==> flow/design.v <==
`timescale 1ns / 1ps
module fulladder(input wire a,b,c, output wire sum,carry);
    assign sum = a ^ b ^ c;
    assign carry = (a & b) | (b & c) | (c & a);
endmodule
module compressor_7_to_3(
    input  wire w0,w1,w2,w3,w4,w5,w6,
    output wire sum, c0, c1
);
    wire s1,s2,s3,s4,d1,d2,d3,d4;
    fulladder fa1(.a(w0), .b(w1), .c(w2), .sum(s1), .carry(d1));
    fulladder fa2(.a(w3), .b(w4), .c(w5), .sum(s2), .carry(d2));
    fulladder fa3(.a(s1), .b(s2), .c(w6), .sum(s3), .carry(d3));
    fulladder fa4(.a(d1), .b(d2), .c(d3), .sum(s4), .carry(d4));
    assign sum = s3;
    assign c0  = s4;
    assign c1  = d4;
endmodule
module array_7_to_3_compressor(
    input  wire [31:0] p0,p1,p2,p3,p4,p5,p6,
    output wire [31:0] psum, pc0, pc1
);
    genvar j;
    generate
        for(j=0; j<32; j=j+1) begin
            compressor_7_to_3 C(
                p0[j], p1[j], p2[j], p3[j], p4[j], p5[j], p6[j],
                psum[j], pc0[j], pc1[j]
            );
        end
    endgenerate
endmodule
module array_3_to_2_compressor(
    input  wire [31:0] a,b,c,
    output wire [31:0] sum, carry
);
    assign sum   = a ^ b ^ c;
    assign carry = ((a & b) | (b & c) | (c & a)) << 1;
endmodule
module han_carlson_adder(
    input  wire [31:0] a,
    input  wire [31:0] b,
    output wire [31:0] sum,
    output wire carry_out
);
    wire [31:0] g, p;
    assign g = a & b;
    assign p = a ^ b;
    wire [31:0] g1, p1;
    assign g1[0] = g[0];
    assign p1[0] = p[0];
    genvar i;
    generate
        for(i=1;i<32;i=i+1) begin
            assign g1[i] = g[i] | (p[i] & g[i-1]);
            assign p1[i] = p[i] & p[i-1];
        end
    endgenerate
    wire [31:0] g2, p2;
    assign g2[0] = g1[0];
    assign p2[0] = p1[0];
    assign g2[1] = g1[1];
    assign p2[1] = p1[1];
    generate
        for(i=2;i<32;i=i+1) begin
            assign g2[i] = g1[i] | (p1[i] & g1[i-2]);
            assign p2[i] = p1[i] & p1[i-2];
        end
    endgenerate
    wire [31:0] g3, p3;
    assign g3[0] = g2[0];
    assign p3[0] = p2[0];
    assign g3[1] = g2[1];
    assign p3[1] = p2[1];
    assign g3[2] = g2[2];
    assign p3[2] = p2[2];
    assign g3[3] = g2[3];
    assign p3[3] = p2[3];
    generate
        for(i=4;i<32;i=i+1) begin
            assign g3[i] = g2[i] | (p2[i] & g2[i-4]);
            assign p3[i] = p2[i] & p2[i-4];
        end
    endgenerate
    wire [31:0] g4, p4;
    assign g4[0] = g3[0];
    assign p4[0] = p3[0];
    assign g4[1] = g3[1];
    assign p4[1] = p3[1];
    assign g4[2] = g3[2];
    assign p4[2] = p3[2];
    assign g4[3] = g3[3];
    assign p4[3] = p3[3];
    assign g4[4] = g3[4];
    assign p4[4] = p3[4];
    assign g4[5] = g3[5];
    assign p4[5] = p3[5];
    assign g4[6] = g3[6];
    assign p4[6] = p3[6];
    assign g4[7] = g3[7];
    assign p4[7] = p3[7];
    generate
        for(i=8;i<32;i=i+1) begin
            assign g4[i] = g3[i] | (p3[i] & g3[i-8]);
            assign p4[i] = p3[i] & p3[i-8];
        end
    endgenerate
    wire [31:0] g5, p5;
    assign g5[0]  = g4[0];  assign p5[0]  = p4[0];
    assign g5[1]  = g4[1];  assign p5[1]  = p4[1];
    assign g5[2]  = g4[2];  assign p5[2]  = p4[2];
    assign g5[3]  = g4[3];  assign p5[3]  = p4[3];
    assign g5[4]  = g4[4];  assign p5[4]  = p4[4];
    assign g5[5]  = g4[5];  assign p5[5]  = p4[5];
    assign g5[6]  = g4[6];  assign p5[6]  = p4[6];
    assign g5[7]  = g4[7];  assign p5[7]  = p4[7];
    assign g5[8]  = g4[8];  assign p5[8]  = p4[8];
    assign g5[9]  = g4[9];  assign p5[9]  = p4[9];
    assign g5[10] = g4[10]; assign p5[10] = p4[10];
    assign g5[11] = g4[11]; assign p5[11] = p4[11];
    assign g5[12] = g4[12]; assign p5[12] = p4[12];
    assign g5[13] = g4[13]; assign p5[13] = p4[13];
    assign g5[14] = g4[14]; assign p5[14] = p4[14];
    assign g5[15] = g4[15]; assign p5[15] = p4[15];
    generate
        for(i=16;i<32;i=i+1) begin
            assign g5[i] = g4[i] | (p4[i] & g4[i-16]);
            assign p5[i] = p4[i] & p4[i-16];
        end
    endgenerate
    wire [31:0] carry_in; 
    assign carry_in[0] = 1'b0;
    assign carry_in[1]  = g[0];
    assign carry_in[2]  = g1[1];
    assign carry_in[3]  = g2[2];
    assign carry_in[4]  = g3[3];
    generate
        for(i=5;i<32;i=i+1) begin
            assign carry_in[i] = g5[i-1];
        end
    endgenerate
    generate
        for(i=0;i<32;i=i+1) begin
            assign sum[i] = p[i] ^ carry_in[i];
        end
    endgenerate
    assign carry_out = g5[31];
endmodule
module piped_wallace_mult(
    input wire clock, reset,
    input wire [15:0] x,y,
    output reg [31:0] prod
);
    genvar i,j;
    wire [31:0] pp[0:15];
    generate
        for(i=0; i<16; i=i+1) begin : PP_GEN
            for(j=0; j<32; j=j+1) begin : COL
                assign pp[i][j] = (j>=i && j<i+16) ? (x[j-i] & y[i]) : 1'b0;
            end
        end
    endgenerate
    wire [31:0] s0,s1,c0_0,c1_0,c02_0,c12_0;
    array_7_to_3_compressor A0(pp[0],pp[1],pp[2],pp[3],pp[4],pp[5],pp[6], s0, c0_0, c02_0);
    array_7_to_3_compressor A1(pp[7],pp[8],pp[9],pp[10],pp[11],pp[12],pp[13], s1, c1_0, c12_0);
    wire [31:0] c0  = c0_0  << 1;
    wire [31:0] c1  = c1_0  << 1;
    wire [31:0] c02 = c02_0 << 2;
    wire [31:0] c12 = c12_0 << 2;
    reg [31:0] rs0,rs1,rc0,rc1,rc02,rc12, rpp14,rpp15;
    always @(posedge clock or posedge reset)
        if(reset) begin
            rs0<=0; rs1<=0; rc0<=0; rc1<=0; rc02<=0; rc12<=0;
            rpp14<=0; rpp15<=0;
        end else begin
            rs0<=s0; rs1<=s1; rc0<=c0; rc1<=c1; rc02<=c02; rc12<=c12;
            rpp14<=pp[14]; rpp15<=pp[15];
        end
    wire [31:0] sum1,carry_1,carry_2;
    array_7_to_3_compressor A2(
        rs0,rs1,rc0,rc1,rc02,rc12,rpp14,
        sum1, carry_1, carry_2
    );
    wire [31:0] carry1 = carry_1 << 1;
    wire [31:0] carry2 = carry_2 << 2;
    reg [31:0] rsum1,rcarry1,rcarry2,rlast;
    always @(posedge clock or posedge reset)
        if(reset) begin
            rsum1<=0; rcarry1<=0; rcarry2<=0; rlast<=0;
        end else begin
            rsum1<=sum1; rcarry1<=carry1; rcarry2<=carry2;
            rlast<=rpp15;
        end
    wire [31:0] psum_1, pcarry_1, final_sum_pre, final_carry_pre;
    array_3_to_2_compressor C0(rsum1, rcarry1, rcarry2, psum_1, pcarry_1);
    array_3_to_2_compressor C1(rlast, psum_1, pcarry_1, final_sum_pre, final_carry_pre);
    reg [31:0] rsum, rcarry;
    always @(posedge clock or posedge reset)
        if(reset) begin
            rsum<=0; rcarry<=0;
        end else begin
            rsum<=final_sum_pre;
            rcarry<=final_carry_pre;
        end
    wire [31:0] final_sum;
    wire cout;
    han_carlson_adder HC(rsum, rcarry, final_sum, cout);
    always @(posedge clock or posedge reset)
        if(reset)
            prod <= 0;
        else
            prod <= final_sum;
endmodule
# From RTL to reports: piped_wallace_mult
# Module piped_wallace_mult before and after one edit of its RTL, step after step.
# Lines under "before" count in the file above, lines under "after" in the edited file.
# "change" is "after" less "before", of the values as shown.
# Operators: Yosys type, input widths -> output width; for muxes data width and select width s.
# Cell names lack the library's common part.
inputs:
  design: "piped_wallace_mult"
  clock_port: "clock"
  cell_library: "sky130hd"
  lib_corner: "tt_025C_1v80"

# The edit
# Unified diff, file above to edited file.
# A script made this edit; it was not meant as an optimisation.
# begin of diff
@@ -2,5 +2,5 @@
 module fulladder(input wire a,b,c, output wire sum,carry);
     assign sum = a ^ b ^ c;
-    assign carry = (a & b) | (b & c) | (c & a);
+    assign carry = (a & b) + (b & c) | (c & a);
 endmodule
 module compressor_7_to_3(
# end of diff

# Word level
# Yosys after proc, flatten, opt, wreduce and memory -nomap, before mapping. Enables and synchronous resets that opt folds into registers are not counted as muxes. Memory bits, and registers merged into a memory's read port (data or address), are not among the register bits. Print and check cells are not counted. Equal cells are merged and count once.
op_classes:
  columns: ["element", "before", "after", "change"]
  rows:
  - ["addsub", 0, 159, 159]
  - ["n_logic", 1884, 1725, -159]
op_table:
  columns: ["cell", "before", "after", "change"]
  rows:
  - ["$or 1x1->1", 442, 283, -159]
  - ["$add 1x1->1", 0, 159, 159]
  - ["$and 1x1->1", 1014, 1014, 0]
  - ["$xor 1x1->1", 412, 412, 0]
  - ["$and 31x31->31", 4, 4, 0]
  - ["$or 31x31->31", 4, 4, 0]
  - ["$xor 32x32->32", 2, 2, 0]
  - ["$and 30x30->30", 1, 1, 0]
  - ["$and 30x31->31", 1, 1, 0]
  - ["$and 31x30->31", 1, 1, 0]
  - ["$xor 30x30->30", 1, 1, 0]
  - ["$xor 30x31->31", 1, 1, 0]
  - ["$xor 31x31->31", 1, 1, 0]
bits:
  columns: ["element", "before", "after", "change"]
  rows:
  - ["input_bits", 34, 34, 0]
  - ["elab_cells", 1899, 1899, 0]
  - ["regBits", 342, 342, 0]

# Depth
# Depth = most cells in a row (Yosys ltp): at word level without a register or memory, in the mapped netlist without a sequential cell, where the memories' decode and read muxes count.
logic_depth:
  columns: ["element", "before", "after", "change"]
  rows:
  - ["word_depth", 11, 11, 0]
  - ["abc_area", "0", "0", null]
  - ["ltp_mapped", 8, 9, 1]
  - ["mapped_depth_nobuf", 8, 9, 1]

# Mapped cells and area
# Source: synth_stat.txt of the flow (Yosys; design flattened, memories mapped). It holds for the ABC_AREA given above (unset counts as 0); a run with the other value may have another netlist.
mapped:
  columns: ["element", "before", "after", "change"]
  rows:
  - ["flip_flops", 337, 337, 0]
  - ["yosys_area_um2", 17424.2, 16972.5, -451.7]
  - ["buf_cells", 39, 36, -3]
  - ["seq_area_um2", 8433.1, 8433.1, 0.0]
  - ["mapped_cells", 1324, 1318, -6]
types:
  columns: ["cell", "before", "after", "change"]
  rows:
  - ["nand2_1", 61, 176, 115]
  - ["and2_1", 211, 98, -113]
  - ["inv_1", 212, 235, 23]
  - ["nor2_1", 20, 11, -9]
  - ["o21ai_0", 10, 19, 9]
  - ["nand3_1", 11, 4, -7]
  - ["nor2b_1", 5, 1, -4]
  - ["o211ai_1", 5, 2, -3]
  - ["nor3_1", 4, 1, -3]
  - ["xor2_1", 4, 7, 3]
  - ["o31ai_1", 3, 0, -3]
  - ["a21oi_1", 22, 24, 2]
  - ["a21o_1", 7, 5, -2]
  - ["a211o_2", 2, 0, -2]
  - ["a211oi_1", 2, 4, 2]
  - ["a21oi_2", 2, 0, -2]
  - ["buf_2", 2, 0, -2]
  - ["clkbuf_2", 2, 0, -2]
# Not every row of either side is listed.
# By module: a second synthesis without flattening, with its own total; a netlist apart from the flattened one above.
hier_totals:
  columns: ["element", "before", "after", "change"]
  rows:
  - ["cells_unflattened", 1398, 1398, 0]
  - ["area_unflattened_um2", 23151.0, 23151.0, 0.0]
# Rows give one instance, submodules left out.
by_module_before:
  columns: ["module", "n_inst", "mod_area_um2", "cells"]
  rows:
  - ["piped_wallace_mult", 1, 12490.7, 713]
  - ["fulladder", 384, 20.0, 1]
  - ["han_carlson_adder", 1, 1661.6, 233]
  - ["array_3_to_2_compressor", 2, 655.6, 34]
  - ["array_7_to_3_compressor", 3, 0.0, 0]
  - ["compressor_7_to_3", 96, 0.0, 0]
by_module_after:
  columns: ["module", "n_inst", "mod_area_um2", "cells"]
  rows:
  - ["piped_wallace_mult", 1, 12490.7, 713]
  - ["fulladder", 384, 20.0, 1]
  - ["han_carlson_adder", 1, 1661.6, 233]
  - ["array_3_to_2_compressor", 2, 655.6, 34]
  - ["array_7_to_3_compressor", 3, 0.0, 0]
  - ["compressor_7_to_3", 96, 0.0, 0]

# Path before layout
# Path of least setup slack by OpenSTA after synthesis, without wires, with an ideal clock, recovery checks aside; 20% of the period is set as input and as output delay. Where synthesis merged equal registers, the netlist keeps one of their names.
synth_timing:
  columns: ["element", "before", "after", "change"]
  rows:
  - ["path_type", "in2reg", "in2reg", null]
  - ["start", "in x[9]", "in y[3]", null]
  - ["end", "reg (name not given)", "reg (name not given)", null]
  - ["period_ps", 2800, 2800, 0]
  - ["setup_slack_ps", 353, 301, -52]
  - ["stages", 7, 6, -1]
  - ["delay_ps", 1887, 1940, 53]
  - ["in_delay_ps", 560, 560, 0]
  - ["t_arrival_ps", 2311, 2386, 75]
  - ["setup_time_ps", 136, 114, -22]
  - ["launch_ps", 560, 560, 0]
  - ["period_less_setup_slack_ps", 2447, 2499, 52]
# "delay_ps" = arrival - input delay + setup time.
# "stages" counts driving pins, that of a launching flip-flop among them; a cell with two outputs on the path counts twice.
# "period_less_setup_slack_ps" = period - worst setup slack (recovery checks aside). The figure is calculated, with input and output delays left at 20% of the set period.
# The rows between start and end are the longest chain of elaborated cells between them; the timing report does not say that the signal goes this way. Where chains are equally long, one stands for them.
# Each line given opens the expression or statement behind the cell; cells for indexed reads and writes are added by Yosys, which also makes memories of some case tables.
synth_via_before:
  path_cell_list: "clkbuf_1 -> and2_1 -> fa_1 -> inv_1 -> fa_1 -> inv_1 -> fa_1"
  elab_chain_len: 7
  cells_between: 13
  lines_between: 3
  cone_classes: "logic (13)"
synth_rtl_before:
  columns: ["element", "line_no", "source"]
  rows:
  - ["from (decl)", 151, "input wire [15:0] x,y,"]
  - ["$and 1x1->1", 159, "assign pp[i][j] = (j>=i && j<i+16) ? (x[j-i] & y[i]) : 1'b0;"]
  - ["$xor 1x1->1 (2 in a row)", 3, "assign sum = a ^ b ^ c;"]
  - ["$and 1x1->1", 4, "assign carry = (a & b) | (b & c) | (c & a);"]
  - ["$or 1x1->1 (2 in a row)", 4, null]
  - ["$xor 1x1->1", 3, null]
synth_via_after:
  path_cell_list: "clkbuf_1 -> nand2_1 -> fa_1 -> fa_1 -> fa_1 -> inv_1"
  elab_chain_len: 7
  cells_between: 13
  lines_between: 3
  cone_classes: "add/sub (2); logic (11)"
synth_rtl_after:
  columns: ["element", "line_no", "source"]
  rows:
  - ["from (decl)", 151, "input wire [15:0] x,y,"]
  - ["$and 1x1->1", 159, "assign pp[i][j] = (j>=i && j<i+16) ? (x[j-i] & y[i]) : 1'b0;"]
  - ["$xor 1x1->1 (2 in a row)", 3, "assign sum = a ^ b ^ c;"]
  - ["$and 1x1->1", 4, "assign carry = (a & b) + (b & c) | (c & a);"]
  - ["$add 1x1->1", 4, null]
  - ["$or 1x1->1", 4, null]
  - ["$xor 1x1->1", 3, null]

# Worst path after layout
# Path of least setup slack in the final report of the runs of pair 1 (OpenROAD, finished layout, wires in). Where an end is a register, its clock arrival counts in the times.
# The path's times are printed in steps of 10 ps; the period is the one set.
layout_timing:
  columns: ["element", "before", "after", "change"]
  rows:
  - ["path_type", "reg2reg", "reg2reg", null]
  - ["start", "reg rcarry[5]", "reg rcarry[13]", null]
  - ["end", "reg prod[31]", "reg prod[24]", null]
  - ["launch_ps", 520, 520, 0]
  - ["setup_slack_ps", 150, 90, -60]
  - ["t_arrival_ps", 2830, 2920, 90]
  - ["setup_time_ps", 120, 120, 0]
  - ["period_ps", 2590, 2590, 0]
  - ["stages", 9, 9, 0]
# The rows between start and end are the longest chain of elaborated cells between them; the timing report does not say that the signal goes this way. Where chains are equally long, one stands for them.
layout_via_before:
  path_cell_list: "dfrtp_1 -> ha_1 -> fa_2 -> a21o_1 -> a221oi_4 -> nor3_4 -> o211ai_4 -> o211ai_1 -> a21o_1"
  elab_chain_len: 10
  cells_between: 15
  lines_between: 10
  cone_classes: "logic (15)"
layout_rtl_before:
  columns: ["element", "line_no", "source"]
  rows:
  - ["from (decl)", 197, "reg [31:0] rsum, rcarry;"]
  - ["from (assign)", 200, "rsum<=0; rcarry<=0;"]
  - ["from (assign)", 203, "rcarry<=final_carry_pre;"]
  - ["$and 31x31->31", 47, "assign g = a & b;"]
  - ["$and 1x1->1", 55, "assign g1[i] = g[i] | (p[i] & g[i-1]);"]
  - ["$or 1x1->1", 55, null]
  - ["$or 1x1->1", 66, "assign g2[i] = g1[i] | (p1[i] & g1[i-2]);"]
  - ["$or 1x1->1", 81, "assign g3[i] = g2[i] | (p2[i] & g2[i-4]);"]
  - ["$and 1x1->1", 104, "assign g4[i] = g3[i] | (p3[i] & g3[i-8]);"]
  - ["$or 1x1->1", 104, null]
  - ["$and 1x1->1", 127, "assign g5[i] = g4[i] | (p4[i] & g4[i-16]);"]
  - ["$or 1x1->1", 127, null]
  - ["$xor 1x1->1", 144, "assign sum[i] = p[i] ^ carry_in[i];"]
  - ["to (assign)", 210, "prod <= 0;"]
  - ["to (assign)", 212, "prod <= final_sum;"]
  - ["to (decl)", 152, "output reg [31:0] prod"]
layout_via_after:
  path_cell_list: "dfrtp_1 -> ha_1 -> nand4_1 -> a21oi_1 -> a21oi_4 -> buf_4 -> o21ai_0 -> a311oi_1 -> xnor2_1"
  elab_chain_len: 10
  cells_between: 17
  lines_between: 12
  cone_classes: "logic (17)"
layout_rtl_after:
  columns: ["element", "line_no", "source"]
  rows:
  - ["from (decl)", 197, "reg [31:0] rsum, rcarry;"]
  - ["from (assign)", 200, "rsum<=0; rcarry<=0;"]
  - ["from (assign)", 203, "rcarry<=final_carry_pre;"]
  - ["$xor 32x32->32", 48, "assign p = a ^ b;"]
  - ["$and 1x1->1", 55, "assign g1[i] = g[i] | (p[i] & g[i-1]);"]
  - ["$or 1x1->1", 55, null]
  - ["$and 1x1->1", 66, "assign g2[i] = g1[i] | (p1[i] & g1[i-2]);"]
  - ["$or 1x1->1", 66, null]
  - ["$or 1x1->1", 81, "assign g3[i] = g2[i] | (p2[i] & g2[i-4]);"]
  - ["$and 1x1->1", 104, "assign g4[i] = g3[i] | (p3[i] & g3[i-8]);"]
  - ["$or 1x1->1", 104, null]
  - ["$or 1x1->1", 127, "assign g5[i] = g4[i] | (p4[i] & g4[i-16]);"]
  - ["$xor 1x1->1", 144, "assign sum[i] = p[i] ^ carry_in[i];"]
  - ["to (assign)", 210, "prod <= 0;"]
  - ["to (assign)", 212, "prod <= final_sum;"]
  - ["to (decl)", 152, "output reg [31:0] prod"]

# Measured runs
# Runs of the flow (Yosys, OpenROAD) on both versions; the two runs of a pair have the same settings. The constraints put input and output delay at 20% of the set period each and load the outputs with 0.01 pF.
settings_pair_1:
  CORE_UTILIZATION: 40
  period_ns: 2.59
  CAP_MARGIN: 20
  CORE_MARGIN: 2
  SLEW_MARGIN: 20
measured_pair_1:
  columns: ["element", "before", "after", "change"]
  rows:
  - ["ws_setup_ps", 149, 86, -63]
  - ["design_die_area_um2", 45245.5, 44095.8, -1149.7]
  - ["design_power_uw", 19593, 18956, -637]
  - ["stdcell_area_um2", 20762.4, 20278.2, -484.2]
  - ["period_reached_ps", 2441, 2504, 63]
  - ["yosys_chip_area_um2", 17424.2, 16972.5, -451.7]
settings_pair_2:
  ABC_AREA: 0
  CORE_UTILIZATION: 17
  CTS_CLUSTER_SIZE: 46
  GPL_TIMING_DRIVEN: 0
  PLACE_DENSITY_LB_ADDON: 0.23
  TNS_END_PERCENT: 30
  period_ns: 2.69
  CAP_MARGIN: 20
  CORE_MARGIN: 2
  SLEW_MARGIN: 20
measured_pair_2:
  columns: ["element", "before", "after", "change"]
  rows:
  - ["ws_setup_ps", 51, 38, -13]
  - ["design_die_area_um2", 105073.0, 102381.0, -2692.0]
  - ["design_power_uw", 18813, 18496, -317]
  - ["stdcell_area_um2", 21310.4, 20779.9, -530.5]
  - ["period_reached_ps", 2639, 2652, 13]
  - ["yosys_chip_area_um2", 17424.2, 16972.5, -451.7]
# "period_reached_ps" means the clock period less the worst setup slack. The figure is calculated, with input and output delays left at 20% of the set period.
# "design_power_uw": no workload was simulated; the value follows from the tool's default switching activity.
